==> flow/design.v <==
module fa(
    input a,
    input b,
    input cin,
    output s,
    output cout
);
    assign s = a ^ b  ^ cin;
    assign cout = (a & b) ^ (cin & (a ^ b));
endmodule
module ha(
    input a,
    input b,
    output s,
    output cout
);
    assign s = a ^ b;
    assign cout = a & b;
endmodule
module basic_unit_ha_and(
    input in_x,
    input in_a,
    input in_b,
    output s,
    output cout
);
    wire in_y;
    assign in_y = in_a & in_b;
    assign s = in_x ^ in_y;
    assign cout = in_x & in_y;
endmodule
module basic_unit_fa_and(
    input in_x,
    input in_a,
    input in_b,
    input cin,
    output s,
    output cout
);
    wire in_y;
    assign in_y = in_a & in_b;
    assign s = in_x ^ in_y ^ cin;
    assign cout = (in_x & in_y) ^ (cin & (in_x ^ in_y));
endmodule
module adder_16bit(
    input   [15:0] a,
    input   [15:0] b,
    output  [15:0] out
);
    wire [15:0] s;
    wire [15:0] cout;
    ha i_ha_0 (.a(a[0]), .b(b[0]), .s(s[0]), .cout(cout[0]));
    generate 
        genvar i_adder;
        for(i_adder=1; i_adder<16; i_adder=i_adder+1) begin: adder_for_bits
            fa i_fa (.a(a[i_adder]), .b(b[i_adder]), .cin(cout[i_adder-1]), .s(s[i_adder]), .cout(cout[i_adder]));
        end
    endgenerate
    assign out[15:0] = s[15:0];
endmodule
module lut(
    input [3:0] index,
    output reg [15:0] ei_radian,
    output reg [15:0] tanei
);
    always@(*)
    begin
        case(index)
        4'b0000: begin
            ei_radian = 16'b0000000000000000;
            tanei = 16'h0000;
        end
        4'b0001: begin
            ei_radian = 16'b0110010010000111;
            tanei = 16'h8000;
        end
        4'b0010: begin
            ei_radian = 16'b0011101101011000;
            tanei = 16'h4000;
        end
        4'b0011: begin
            ei_radian = 16'b0001111101011011;
            tanei = 16'h2000;
        end
        4'b0100: begin
            ei_radian = 16'b0000111111101010;
            tanei = 16'h1000;
        end
        4'b0101: begin
            ei_radian = 16'b0000011111111101;
            tanei = 16'h0800;
        end
        4'b0110: begin
            ei_radian = 16'b0000001111111111;
            tanei = 16'h0400;
        end
        4'b0111: begin
            ei_radian = 16'b0000000111111111;
            tanei = 16'h0200;
        end
        4'b1000: begin
            ei_radian = 16'b0000000011111111;
            tanei = 16'h0100;
        end
        4'b1001: begin
            ei_radian = 16'b0000000001111111;
            tanei = 16'h0080;
        end
        4'b1010: begin
            ei_radian = 16'b0000000000111111;
            tanei = 16'h0040;
        end
        4'b1011: begin
            ei_radian = 16'b0000000000011111;
            tanei = 16'h0020;
        end
        4'b1100: begin
            ei_radian = 16'b0000000000001111;
            tanei = 16'h0010;
        end
        4'b1101: begin
            ei_radian = 16'b0000000000000111;
            tanei = 16'h0008;
        end
        4'b1110: begin
            ei_radian = 16'b0000000000000011;
            tanei = 16'h0004;
        end
        4'b1110: begin
            ei_radian = 16'b0000000000000001;
            tanei = 16'h0002;
        end
        default: begin
            ei_radian = 16'b0000000000000000;
            tanei = 16'h0000;
        end
        endcase
    end
endmodule
module add_or_sub_unit(
    input neg,
    input [15:0] ei_radian,
    input [15:0] inner_angle,
    output [15:0] new_inner_angle
);
    wire [15:0] signed_ei_radian;
    assign signed_ei_radian = neg ? {{~{ei_radian}+1}} : ei_radian;
    adder_16bit i_adder_16b_0 (.a(signed_ei_radian), .b(inner_angle), .out(new_inner_angle));
endmodule
module unsigned_unit_first_line(
    input [15:0] in_a,
    input  in_b,
    output [15:0] s
);
    generate
        genvar i_and;
        for(i_and=0;i_and<16;i_and=i_and+1) begin: unsigned_unit_second_line_generate
            assign s[i_and] = in_a[i_and] & in_b;
        end
    endgenerate
endmodule
module unsigned_unit_second_line(
    input [15:0] in_x,
    input [15:0] in_a,
    input  in_b,
    output [15:0] s,
    output [15:0] cout
);
    generate
        genvar i_buh;
        for(i_buh=0;i_buh<16;i_buh=i_buh+1) begin: unsigned_unit_second_line_generate
            basic_unit_ha_and   i_buha  (.in_x(in_x[i_buh]), .in_a(in_a[i_buh]), .in_b(in_b), .s(s[i_buh]), .cout(cout[i_buh]));
        end
    endgenerate
endmodule
module unsigned_unit_line(
    input [15:0] in_x,
    input [15:0] in_a,
    input  in_b,
    input [15:0] cin,
    output [15:0] s,
    output [15:0] cout
);
    generate
        genvar i_buf;
        for(i_buf=0;i_buf<16;i_buf=i_buf+1) begin: unsigned_unit_second_line_generate
            basic_unit_fa_and   i_bufa  (.in_x(in_x[i_buf]), .in_a(in_a[i_buf]), .in_b(in_b), .cin(cin[i_buf]), .s(s[i_buf]), .cout(cout[i_buf]));
        end
    endgenerate
endmodule
module multiply_and_add_unit(
    input [15:0] in,
    input [15:0] a,
    input [15:0] b,
    input neg,
    output [15:0] out
);
    wire [15:0] s_line [15:0];
    wire [15:0] cout_line [15:1];
    unsigned_unit_first_line    i_bul_0 (.in_a(a), .in_b(b[0]), .s(s_line[0]));
    unsigned_unit_second_line   i_bul_1 (.in_x({1'b0, s_line[0][15:1]}), .in_a(a), .in_b(b[1]), .s(s_line[1]), .cout(cout_line[1]));
    unsigned_unit_line          i_bul_2 (.in_x({1'b0, s_line[1][15:1]}), .in_a(a), .in_b(b[2]), .cin(cout_line[1]), .s(s_line[2]), .cout(cout_line[2]));
    generate
        genvar i_bul_mac;
        for(i_bul_mac=2;i_bul_mac<16;i_bul_mac=i_bul_mac+1) begin: unsigned_unit_line_generate
            unsigned_unit_line  i_bul_mac_unit (.in_x({1'b0, s_line[i_bul_mac-1][15:1]}), .in_a(a), .in_b(b[i_bul_mac]), .cin(cout_line[i_bul_mac-1]), .s(s_line[i_bul_mac]), .cout(cout_line[i_bul_mac]));
        end
    endgenerate
    wire [31:0] product_32b;
    generate
        genvar i_s;
        for(i_s=0;i_s<16;i_s=i_s+1) begin: unsigned_output_low_generate
            assign product_32b[i_s] = s_line[i_s][0];
        end
    endgenerate
    adder_16bit i_adder_16b_0 (.a({s_line[15][15:0]}), .b(cout_line[15]), .out(product_32b[31:16]));
    wire [15:0] pos_or_neg;
    assign pos_or_neg = neg ? {{~{product_32b[31:16]}+1}} : {product_32b[31:16]};
    adder_16bit i_adder_16b_1 (.a(in), .b(pos_or_neg), .out(out));
endmodule
module cordic (
    input clk,
    input rst_n,
    input start,
    input [15:0] angle,
    output reg [15:0] cos,
    output reg [15:0] sin
);
    reg [15:0] sampled_angle;
    reg [15:0] inner_angle;
    reg working;
    reg [3:0] state;
    wire [15:0] ei_radian;
    wire [15:0] tanei;
    wire [15:0] new_inner_angle;
    wire [15:0] new_sin;
    wire [15:0] new_cos;
    wire neg;
    always@(posedge clk or negedge rst_n) begin
        if (!rst_n == 1'b1) begin
            sampled_angle <= 16'b0;
        end
        else begin
            if (start == 1'b1) begin
                sampled_angle <= angle;
            end
            else begin
                sampled_angle <= sampled_angle;
            end
        end
    end
    always@(posedge clk or negedge rst_n) begin
        if (!rst_n == 1'b1) begin
            inner_angle <= 16'b0;
        end
        else begin
            if (start == 1'b1) begin
                inner_angle <= 16'b0;
            end
            else begin
                inner_angle <= new_inner_angle;
            end
        end
    end
    always@(posedge clk or negedge rst_n) begin
        if (!rst_n == 1'b1) begin
            working <= 1'b0;
        end
        else begin
            if (start == 1'b1) begin
                working <= 1'b1;
            end
            else begin
                if (state == 4'b1111) begin
                    working <= 1'b0;
                end
                else begin
                    working <= working;
                end
            end
        end
    end
    always@(posedge clk or negedge rst_n) begin
        if (!rst_n == 1'b1) begin
            state <= 4'b0;
        end
        else begin
            if (start == 1'b1) begin
                state <= 4'b0;
            end
            else begin
                if (working == 1'b0) begin
                    state <= 4'b0;
                end
                else begin
                    state <= state + 1;
                end
            end
        end
    end
    always@(posedge clk or negedge rst_n) begin
        if (!rst_n == 1'b1) begin
            sin <= 16'b0;
        end
        else begin
            if (start == 1'b1) begin
                sin <= 16'b0;
            end
            else begin
                if (working == 1'b0) begin
                    sin <= sin;
                end
                else begin
                    sin <= new_sin;
                end
            end
        end
    end
    always@(posedge clk or negedge rst_n) begin
        if (!rst_n == 1'b1) begin
            cos <= 16'b0;
        end
        else begin
            if (start == 1'b1) begin
                cos <= 16'b0100110110111010;
            end
            else begin
                if (working == 1'b0) begin
                    cos <= cos;
                end
                else begin
                    cos <= new_cos;
                end
            end
        end
    end
    lut i_lut_0 (.index(state), .ei_radian(ei_radian),  .tanei(tanei));
    assign neg = (inner_angle <= sampled_angle) ? 0 : 1;
    add_or_sub_unit i_aoru (.neg(neg), .ei_radian(ei_radian), .inner_angle(inner_angle), .new_inner_angle(new_inner_angle));
    multiply_and_add_unit i_mac_cos (.in(cos), .a(tanei), .b(sin), .neg(~neg), .out(new_cos));
    multiply_and_add_unit i_mac_sin (.in(sin), .a(tanei), .b(cos), .neg(neg), .out(new_sin));
endmodule
Hand-over note for cordic

## From RTL to reports: cordic

Module cordic before and after one edit of its RTL, step after step.
"before" refers to lines of the RTL above, "after" to lines of the edited file.
"difference" is "after" less "before", of the values as shown.
Operators carry their Yosys type and port widths (W data, S select, Z words).
Library cell names are shortened.
A cell with n/a has no value.

| set-up | value |
|---|---|
| top module | cordic |
| clock port | clk |
| library | sky130hd |
| timing corner | tt_025C_1v80 |

## The edit

Unified diff, file above to edited file.
The edited RTL no longer does the same as the RTL above: the edit was made by script, with no optimisation intended.

```diff
@@ -50,5 +50,6 @@
     wire [15:0] s;
     wire [15:0] cout;
-    ha i_ha_0 (.a(a[0]), .b(b[0]), .s(s[0]), .cout(cout[0]));
+    assign s[0] = 0;
+    assign cout[0] = 0;
     generate 
         genvar i_adder;
```

## After elaboration

Counts by Yosys on the flattened word-level netlist (proc, flatten, opt, wreduce; memories kept). Register bits leave out memories and registers merged into their read ports (data or address). Print and check cells are left out.
Yosys's memory passes give these memory sizes; they may raise the number of words (mostly to a power of two), join words into wider ones and drop unused or constant bits.

Word-level totals:

| what | before | after | difference |
|---|---|---|---|
| memories | 1 | 1 | 0 |
| bits in read-only memories | 464 | 464 | 0 |
| word-level cells | 3,041 | 2,840 | -201 |
| input bits | 19 | 19 | 0 |
| output and inout bits | 32 | 32 | 0 |
| register bits after elaboration | 69 | 69 | 0 |

Memory list:

| what | before | after |
|---|---|---|
| shape (words x width / read and write ports) | 16x29 r1 w0 | 16x29 r1 w0 |

Operators by class:

| what | before | after | difference |
|---|---|---|---|
| bitwise operators | 3,013 | 2,812 | -201 |
| equal/unequal tests | 1 | 1 | 0 |
| $add $sub $neg | 4 | 4 | 0 |
| reduce/logical cells | 2 | 2 | 0 |
| order comparisons | 1 | 1 | 0 |
| muxes and demuxes | 13 | 13 | 0 |

Operators by type and width:

| cell | before | after | difference |
|---|---|---|---|
| $xor A1 B1 Y1 | 1,485 | 1,384 | -101 |
| $and A1 B1 Y1 | 1,463 | 1,395 | -68 |
| $and A1 B1 Y1 const A | 62 | 30 | -32 |
| $mux W16 | 8 | 8 | 0 |
| $add A16 B1 Y16 const B | 3 | 3 | 0 |
| $mux W1 | 3 | 3 | 0 |
| $not A16 Y16 | 3 | 3 | 0 |
| $mux W4 | 2 | 2 | 0 |
| $reduce_bool A2 Y1 | 2 | 2 | 0 |
| $add A4 B1 Y4 const B | 1 | 1 | 0 |
| $eq A4 B4 Y1 const B | 1 | 1 | 0 |
| $le A16 B16 Y1 | 1 | 1 | 0 |

## Depth

Depth = most cells in a row (Yosys ltp): at word level without a register or memory, in the mapped netlist without a sequential cell, where the memories' decode and read muxes count.

Logic depth:

| what | before | after | difference |
|---|---|---|---|
| depth in word-level cells | 96 | 92 | -4 |
| ABC_AREA | 0 | 0 | n/a |
| gate-level depth with buffers | 57 | 58 | +1 |
| gate-level depth less buffers | 54 | 55 | +1 |

## Netlist

The flow's flattened synthesis, as Yosys stat reports it; memories are mapped. The netlist is that of the ABC_AREA named above (0 if unset); the other value can give another one.

Cells by type:

| type | before | after | difference |
|---|---|---|---|
| and3_1 | 233 | 186 | -47 |
| nor3_1 | 5 | 36 | +31 |
| fa_1 | 408 | 379 | -29 |
| nand2b_1 | 21 | 10 | -11 |
| clkbuf_1 | 121 | 113 | -8 |
| and2_1 | 125 | 132 | +7 |
| mux2i_1 | 26 | 19 | -7 |
| inv_1 | 201 | 196 | -5 |
| o21a_1 | 8 | 3 | -5 |
| nand2_1 | 150 | 146 | -4 |
| nor2_1 | 63 | 67 | +4 |
| a21o_1 | 3 | 7 | +4 |
| o211a_1 | 2 | 6 | +4 |
| dfrtp_1 | 69 | 66 | -3 |
| o21ai_0 | 40 | 43 | +3 |
| xnor2_1 | 23 | 20 | -3 |
| a21oi_1 | 18 | 21 | +3 |
| or3_1 | 7 | 4 | -3 |

The list need not be complete.

Synthesis totals:

| what | before | after | difference |
|---|---|---|---|
| standard cells after synthesis | 1,772 | 1,712 | -60 |
| area of sequential cells (µm²) | 1,726.7 | 1,651.6 | -75.1 |
| cell area after synthesis (µm²) | 17,480.5 | 16,622.2 | -858.3 |
| flip-flop cells | 69 | 66 | -3 |
| buffers | 159 | 153 | -6 |

## Worst setup path after synthesis

OpenSTA on the mapped netlist: ideal clock, no wires. The path of least setup slack (recovery checks aside). Input and output delay are each 20% of the period. Register names are those of the netlist, which keeps one name where synthesis merged equal registers.

Path post-synthesis:

| what | before | after | difference |
|---|---|---|---|
| path type | register to register | register to register | n/a |
| start point | reg state[1] | reg state[1] | n/a |
| end point | reg sin[15] | reg sin[15] | n/a |
| clock period (ns) | 16.0 | 16.0 | 0.0 |
| path slack (ns) | 0.587 | 0.513 | -0.074 |
| stages | 46 | 54 | +8 |
| buffers on the path | 3 | 3 | 0 |
| launch time at the first pin (ns) | 0.000 | 0.000 | 0.000 |
| delay of the path (ns) | 15.413 | 15.487 | +0.074 |
| library setup time (ns) | 0.125 | 0.132 | +0.007 |
| arrival (ns) | 15.288 | 15.355 | +0.067 |
| required time (ns) | 15.875 | 15.868 | -0.007 |
| synthesis period reached (ns) | 15.413 | 15.487 | +0.074 |

"delay of the path" = arrival - input delay + setup time.
"stages": output pins that drive a net of the path, with the launching flip-flop's if there is one; two outputs of one cell count as two.
"synthesis period reached" is the clock period less the worst setup slack; recovery checks do not enter. This is arithmetic on one report: input and output delays are still those of the set period (20% each).
The rows between start and end are the longest chain of elaborated cells between them; the timing report does not say that the signal goes this way. Where chains are equally long, one stands for them.
Each line given opens the expression or statement behind the cell; cells for indexed reads and writes are added by Yosys, which also makes memories of some case tables.
A memory read counts as a cell of the chain, while the word-level depth stops at memories.
A register here has more assigning lines than the two given.

| on the way, post-synthesis, before | value |
|---|---|
| path through | dfrtp_1 clkbuf_1 inv_1 ha_1 clkbuf_1 clkbuf_1 and3_1 ha_1 fa_1 fa_1 fa_1 fa_1 fa_1 fa_1 fa_1 fa_1 fa_1 fa_1 [10 not listed] fa_1 fa_1 fa_1 fa_1 fa_1 fa_1 fa_1 fa_1 fa_1 inv_1 fa_1 inv_1 fa_1 xor2_1 xnor2_1 or3_1 a21oi_1 mux2_2 |
| length of the longest elaborated chain | 69 |
| elaborated cells between the ends (all ways) | 1,427 |
| classes of those cells | 1 x add/sub; 3 x mux; 1422 x logic; 1 x memory |

RTL lines, path post-synthesis, before:

| what | RTL line | source |
|---|---|---|
| from (decl) | 232 | `reg [3:0] state;` |
| from (assign) | 285 | `state <= 4'b0;` |
| from (assign) | 296 | `state <= state + 1;` |
| $mem_v2 Z16 W29 | 68 | `case(index)` |
| $and A1 B1 Y1 | 158 | `assign s[i_and] = in_a[i_and] & in_b;` |
| $xor A1 B1 Y1 | 29 | `assign s = in_x ^ in_y;` |
| $xor A1 B1 Y1 | 43 | `assign cout = (in_x & in_y) ^ (cin & (in_x ^ in_y));` |
| $and A1 B1 Y1 | 43 |  |
| $xor A1 B1 Y1 | 43 |  |
| $and A1 B1 Y1 | 43 |  |
| [54 not listed] | n/a |  |
| $xor A1 B1 Y1 | 8 | `assign s = a ^ b  ^ cin;` |
| $not A16 Y16 | 218 |  |
| $add A16 B1 Y16 | 218 |  |
| $mux W16 | 218 |  |
| $xor A1 B1 Y1 x2 | 8 |  |
| $mux W16 | 310 | `if (working == 1'b0) begin` |
| $mux W16 | 306 | `if (start == 1'b1) begin` |
| to (assign) | 311 | `sin <= sin;` |
| to (assign) | 314 | `sin <= new_sin;` |
| to (decl) | 227 | `output reg [15:0] sin` |

| on the way, post-synthesis, after | value |
|---|---|
| path through | dfrtp_1 clkbuf_1 inv_1 ha_1 inv_1 clkbuf_1 nor2_1 clkbuf_1 and2_1 ha_1 fa_1 fa_1 fa_1 fa_1 fa_1 fa_1 fa_1 fa_1 [18 not listed] fa_1 fa_1 fa_1 fa_1 fa_1 fa_1 fa_1 fa_1 inv_1 fa_1 inv_1 fa_1 xnor2_1 xnor2_1 and3_1 o21ai_0 xor2_1 nor2_1 |
| length of the longest elaborated chain | 67 |
| elaborated cells between the ends (all ways) | 1,347 |
| classes of those cells | 1 x add/sub; 3 x mux; 1342 x logic; 1 x memory |

RTL lines, path post-synthesis, after:

| what | RTL line | source |
|---|---|---|
| from (decl) | 233 | `reg [3:0] state;` |
| from (assign) | 286 | `state <= 4'b0;` |
| from (assign) | 297 | `state <= state + 1;` |
| $mem_v2 Z16 W29 | 69 | `case(index)` |
| $and A1 B1 Y1 | 159 | `assign s[i_and] = in_a[i_and] & in_b;` |
| $xor A1 B1 Y1 | 29 | `assign s = in_x ^ in_y;` |
| $xor A1 B1 Y1 | 43 | `assign cout = (in_x & in_y) ^ (cin & (in_x ^ in_y));` |
| $and A1 B1 Y1 | 43 |  |
| $xor A1 B1 Y1 | 43 |  |
| $and A1 B1 Y1 | 43 |  |
| [52 not listed] | n/a |  |
| $xor A1 B1 Y1 | 8 | `assign s = a ^ b  ^ cin;` |
| $not A16 Y16 | 219 |  |
| $add A16 B1 Y16 | 219 |  |
| $mux W16 | 219 |  |
| $xor A1 B1 Y1 x2 | 8 |  |
| $mux W16 | 311 | `if (working == 1'b0) begin` |
| $mux W16 | 307 | `if (start == 1'b1) begin` |
| to (assign) | 312 | `sin <= sin;` |
| to (assign) | 315 | `sin <= new_sin;` |
| to (decl) | 228 | `output reg [15:0] sin` |

## Timing after layout

From the final timing report of the runs of pair 1: the path of least setup slack in the routed layout; clock arrival at registers is part of the times.

Path after layout:

| what | before | after | difference |
|---|---|---|---|
| path type | register to register | register to register | n/a |
| start point | reg state[0] | reg state[0] | n/a |
| end point | reg cos[15] | reg cos[15] | n/a |
| required time (ns) | 16.29 | 16.21 | -0.08 |
| library setup time (ns) | 0.08 | 0.14 | +0.06 |
| arrival (ns) | 15.67 | 15.58 | -0.09 |
| path slack (ns) | 0.62 | 0.62 | 0.00 |
| buffers on the path | 1 | 1 | 0 |
| stages | 47 | 50 | +3 |
| launch time at the first pin (ns) | 0.35 | 0.35 | 0.00 |
| clock period (ns) | 16.0 | 16.0 | 0.0 |

The rows between start and end are the longest chain of elaborated cells between them; the timing report does not say that the signal goes this way. Where chains are equally long, one stands for them.
A memory read counts as a cell of the chain, while the word-level depth stops at memories.
A register here has more assigning lines than the two given.

| on the way, after layout, before | value |
|---|---|
| path through | dfrtp_2 ha_1 ha_1 nor2b_4 buf_4 and2_1 ha_1 fa_1 fa_1 fa_1 fa_1 fa_1 fa_1 fa_1 fa_1 fa_1 fa_1 fa_1 [11 not listed] fa_1 fa_1 fa_1 fa_1 fa_1 xor2_1 fa_1 fa_1 inv_1 fa_1 inv_1 fa_1 fa_1 xnor2_1 xnor2_1 a21oi_1 or4_1 a21oi_1 |
| length of the longest elaborated chain | 69 |
| elaborated cells between the ends (all ways) | 1,427 |
| classes of those cells | 1 x add/sub; 3 x mux; 1422 x logic; 1 x memory |

RTL lines, path after layout, before:

| what | RTL line | source |
|---|---|---|
| from (decl) | 232 | `reg [3:0] state;` |
| from (assign) | 285 | `state <= 4'b0;` |
| from (assign) | 296 | `state <= state + 1;` |
| $mem_v2 Z16 W29 | 68 | `case(index)` |
| $and A1 B1 Y1 | 158 | `assign s[i_and] = in_a[i_and] & in_b;` |
| $xor A1 B1 Y1 | 29 | `assign s = in_x ^ in_y;` |
| $xor A1 B1 Y1 | 43 | `assign cout = (in_x & in_y) ^ (cin & (in_x ^ in_y));` |
| $and A1 B1 Y1 | 43 |  |
| $xor A1 B1 Y1 | 43 |  |
| $and A1 B1 Y1 | 43 |  |
| [54 not listed] | n/a |  |
| $xor A1 B1 Y1 | 8 | `assign s = a ^ b  ^ cin;` |
| $not A16 Y16 | 218 |  |
| $add A16 B1 Y16 | 218 |  |
| $mux W16 | 218 |  |
| $xor A1 B1 Y1 x2 | 8 |  |
| $mux W16 | 328 | `if (working == 1'b0) begin` |
| $mux W16 | 324 | `if (start == 1'b1) begin` |
| to (assign) | 329 | `cos <= cos;` |
| to (assign) | 332 | `cos <= new_cos;` |
| to (decl) | 226 | `output reg [15:0] cos,` |

| on the way, after layout, after | value |
|---|---|
| path through | dfrtp_2 ha_2 ha_1 nor2b_4 buf_12 and2_1 ha_1 fa_1 fa_1 fa_1 fa_1 fa_1 fa_1 fa_1 fa_1 fa_1 fa_1 ha_2 [14 not listed] fa_1 or4_1 or2_2 nand2_1 xor2_1 fa_1 fa_1 inv_1 fa_1 inv_1 fa_1 fa_1 xor2_1 xnor2_1 and3_1 o21ai_2 xor2_1 nor2_1 |
| length of the longest elaborated chain | 67 |
| elaborated cells between the ends (all ways) | 1,347 |
| classes of those cells | 1 x add/sub; 3 x mux; 1342 x logic; 1 x memory |

RTL lines, path after layout, after:

| what | RTL line | source |
|---|---|---|
| from (decl) | 233 | `reg [3:0] state;` |
| from (assign) | 286 | `state <= 4'b0;` |
| from (assign) | 297 | `state <= state + 1;` |
| $mem_v2 Z16 W29 | 69 | `case(index)` |
| $and A1 B1 Y1 | 159 | `assign s[i_and] = in_a[i_and] & in_b;` |
| $xor A1 B1 Y1 | 29 | `assign s = in_x ^ in_y;` |
| $xor A1 B1 Y1 | 43 | `assign cout = (in_x & in_y) ^ (cin & (in_x ^ in_y));` |
| $and A1 B1 Y1 | 43 |  |
| $xor A1 B1 Y1 | 43 |  |
| $and A1 B1 Y1 | 43 |  |
| [52 not listed] | n/a |  |
| $xor A1 B1 Y1 | 8 | `assign s = a ^ b  ^ cin;` |
| $not A16 Y16 | 219 |  |
| $add A16 B1 Y16 | 219 |  |
| $mux W16 | 219 |  |
| $xor A1 B1 Y1 x2 | 8 |  |
| $mux W16 | 329 | `if (working == 1'b0) begin` |
| $mux W16 | 325 | `if (start == 1'b1) begin` |
| to (assign) | 330 | `cos <= cos;` |
| to (assign) | 333 | `cos <= new_cos;` |
| to (decl) | 227 | `output reg [15:0] cos,` |

## Measured runs

Runs of the flow (Yosys, OpenROAD) on both versions; the two runs of a pair have the same settings. The constraints put input and output delay at 20% of the set period each and load the outputs with 0.01 pF.

| flow settings, pair 1 | value |
|---|---|
| CORE_UTILIZATION | 40 |
| period_ns | 16.0 |
| CAP_MARGIN | 20 |
| CORE_MARGIN | 2 |
| SLEW_MARGIN | 20 |

Results, pair 1:

| what | before | after | difference |
|---|---|---|---|
| worst hold slack (ns) | 0.541 | 0.509 | -0.032 |
| netlist area reported by Yosys (µm²) | 17,480.5 | 16,622.2 | -858.3 |
| worst setup slack after layout (ns) | 0.620 | 0.623 | +0.003 |
| total design power (mW) | 1.857 | 1.768 | -0.089 |
| total negative slack (ns) | 0.000 | 0.000 | 0.000 |
| overall die area (µm²) | 45,390.3 | 43,201.6 | -2,188.7 |
| clock period reached (ns) | 15.380 | 15.377 | -0.003 |
| standard-cell area of the final layout (µm²) | 18,672.9 | 17,759.5 | -913.4 |

| flow settings, pair 2 | value |
|---|---|
| CORE_ASPECT_RATIO | 0.61 |
| CORE_UTILIZATION | 72 |
| CTS_CLUSTER_SIZE | 89 |
| SETUP_SLACK_MARGIN | 2.6 |
| period_ns | 15.5 |
| CAP_MARGIN | 20 |
| CORE_MARGIN | 2 |
| SLEW_MARGIN | 20 |

Results, pair 2:

| what | before | after | difference |
|---|---|---|---|
| worst hold slack (ns) | 0.544 | 0.539 | -0.005 |
| netlist area reported by Yosys (µm²) | 17,480.5 | 16,622.2 | -858.3 |
| worst setup slack after layout (ns) | 0.708 | 1.014 | +0.306 |
| total design power (mW) | 2.151 | 1.996 | -0.155 |
| total negative slack (ns) | 0.000 | 0.000 | 0.000 |
| overall die area (µm²) | 25,578.9 | 24,354.9 | -1,224.0 |
| clock period reached (ns) | 14.792 | 14.486 | -0.306 |
| standard-cell area of the final layout (µm²) | 19,493.7 | 18,465.2 | -1,028.5 |

"clock period reached" = clock period - worst setup slack. The figure is calculated, with input and output delays left at 20% of the set period.
"total design power": no workload was simulated; the value follows from the tool's default switching activity.

End of note.
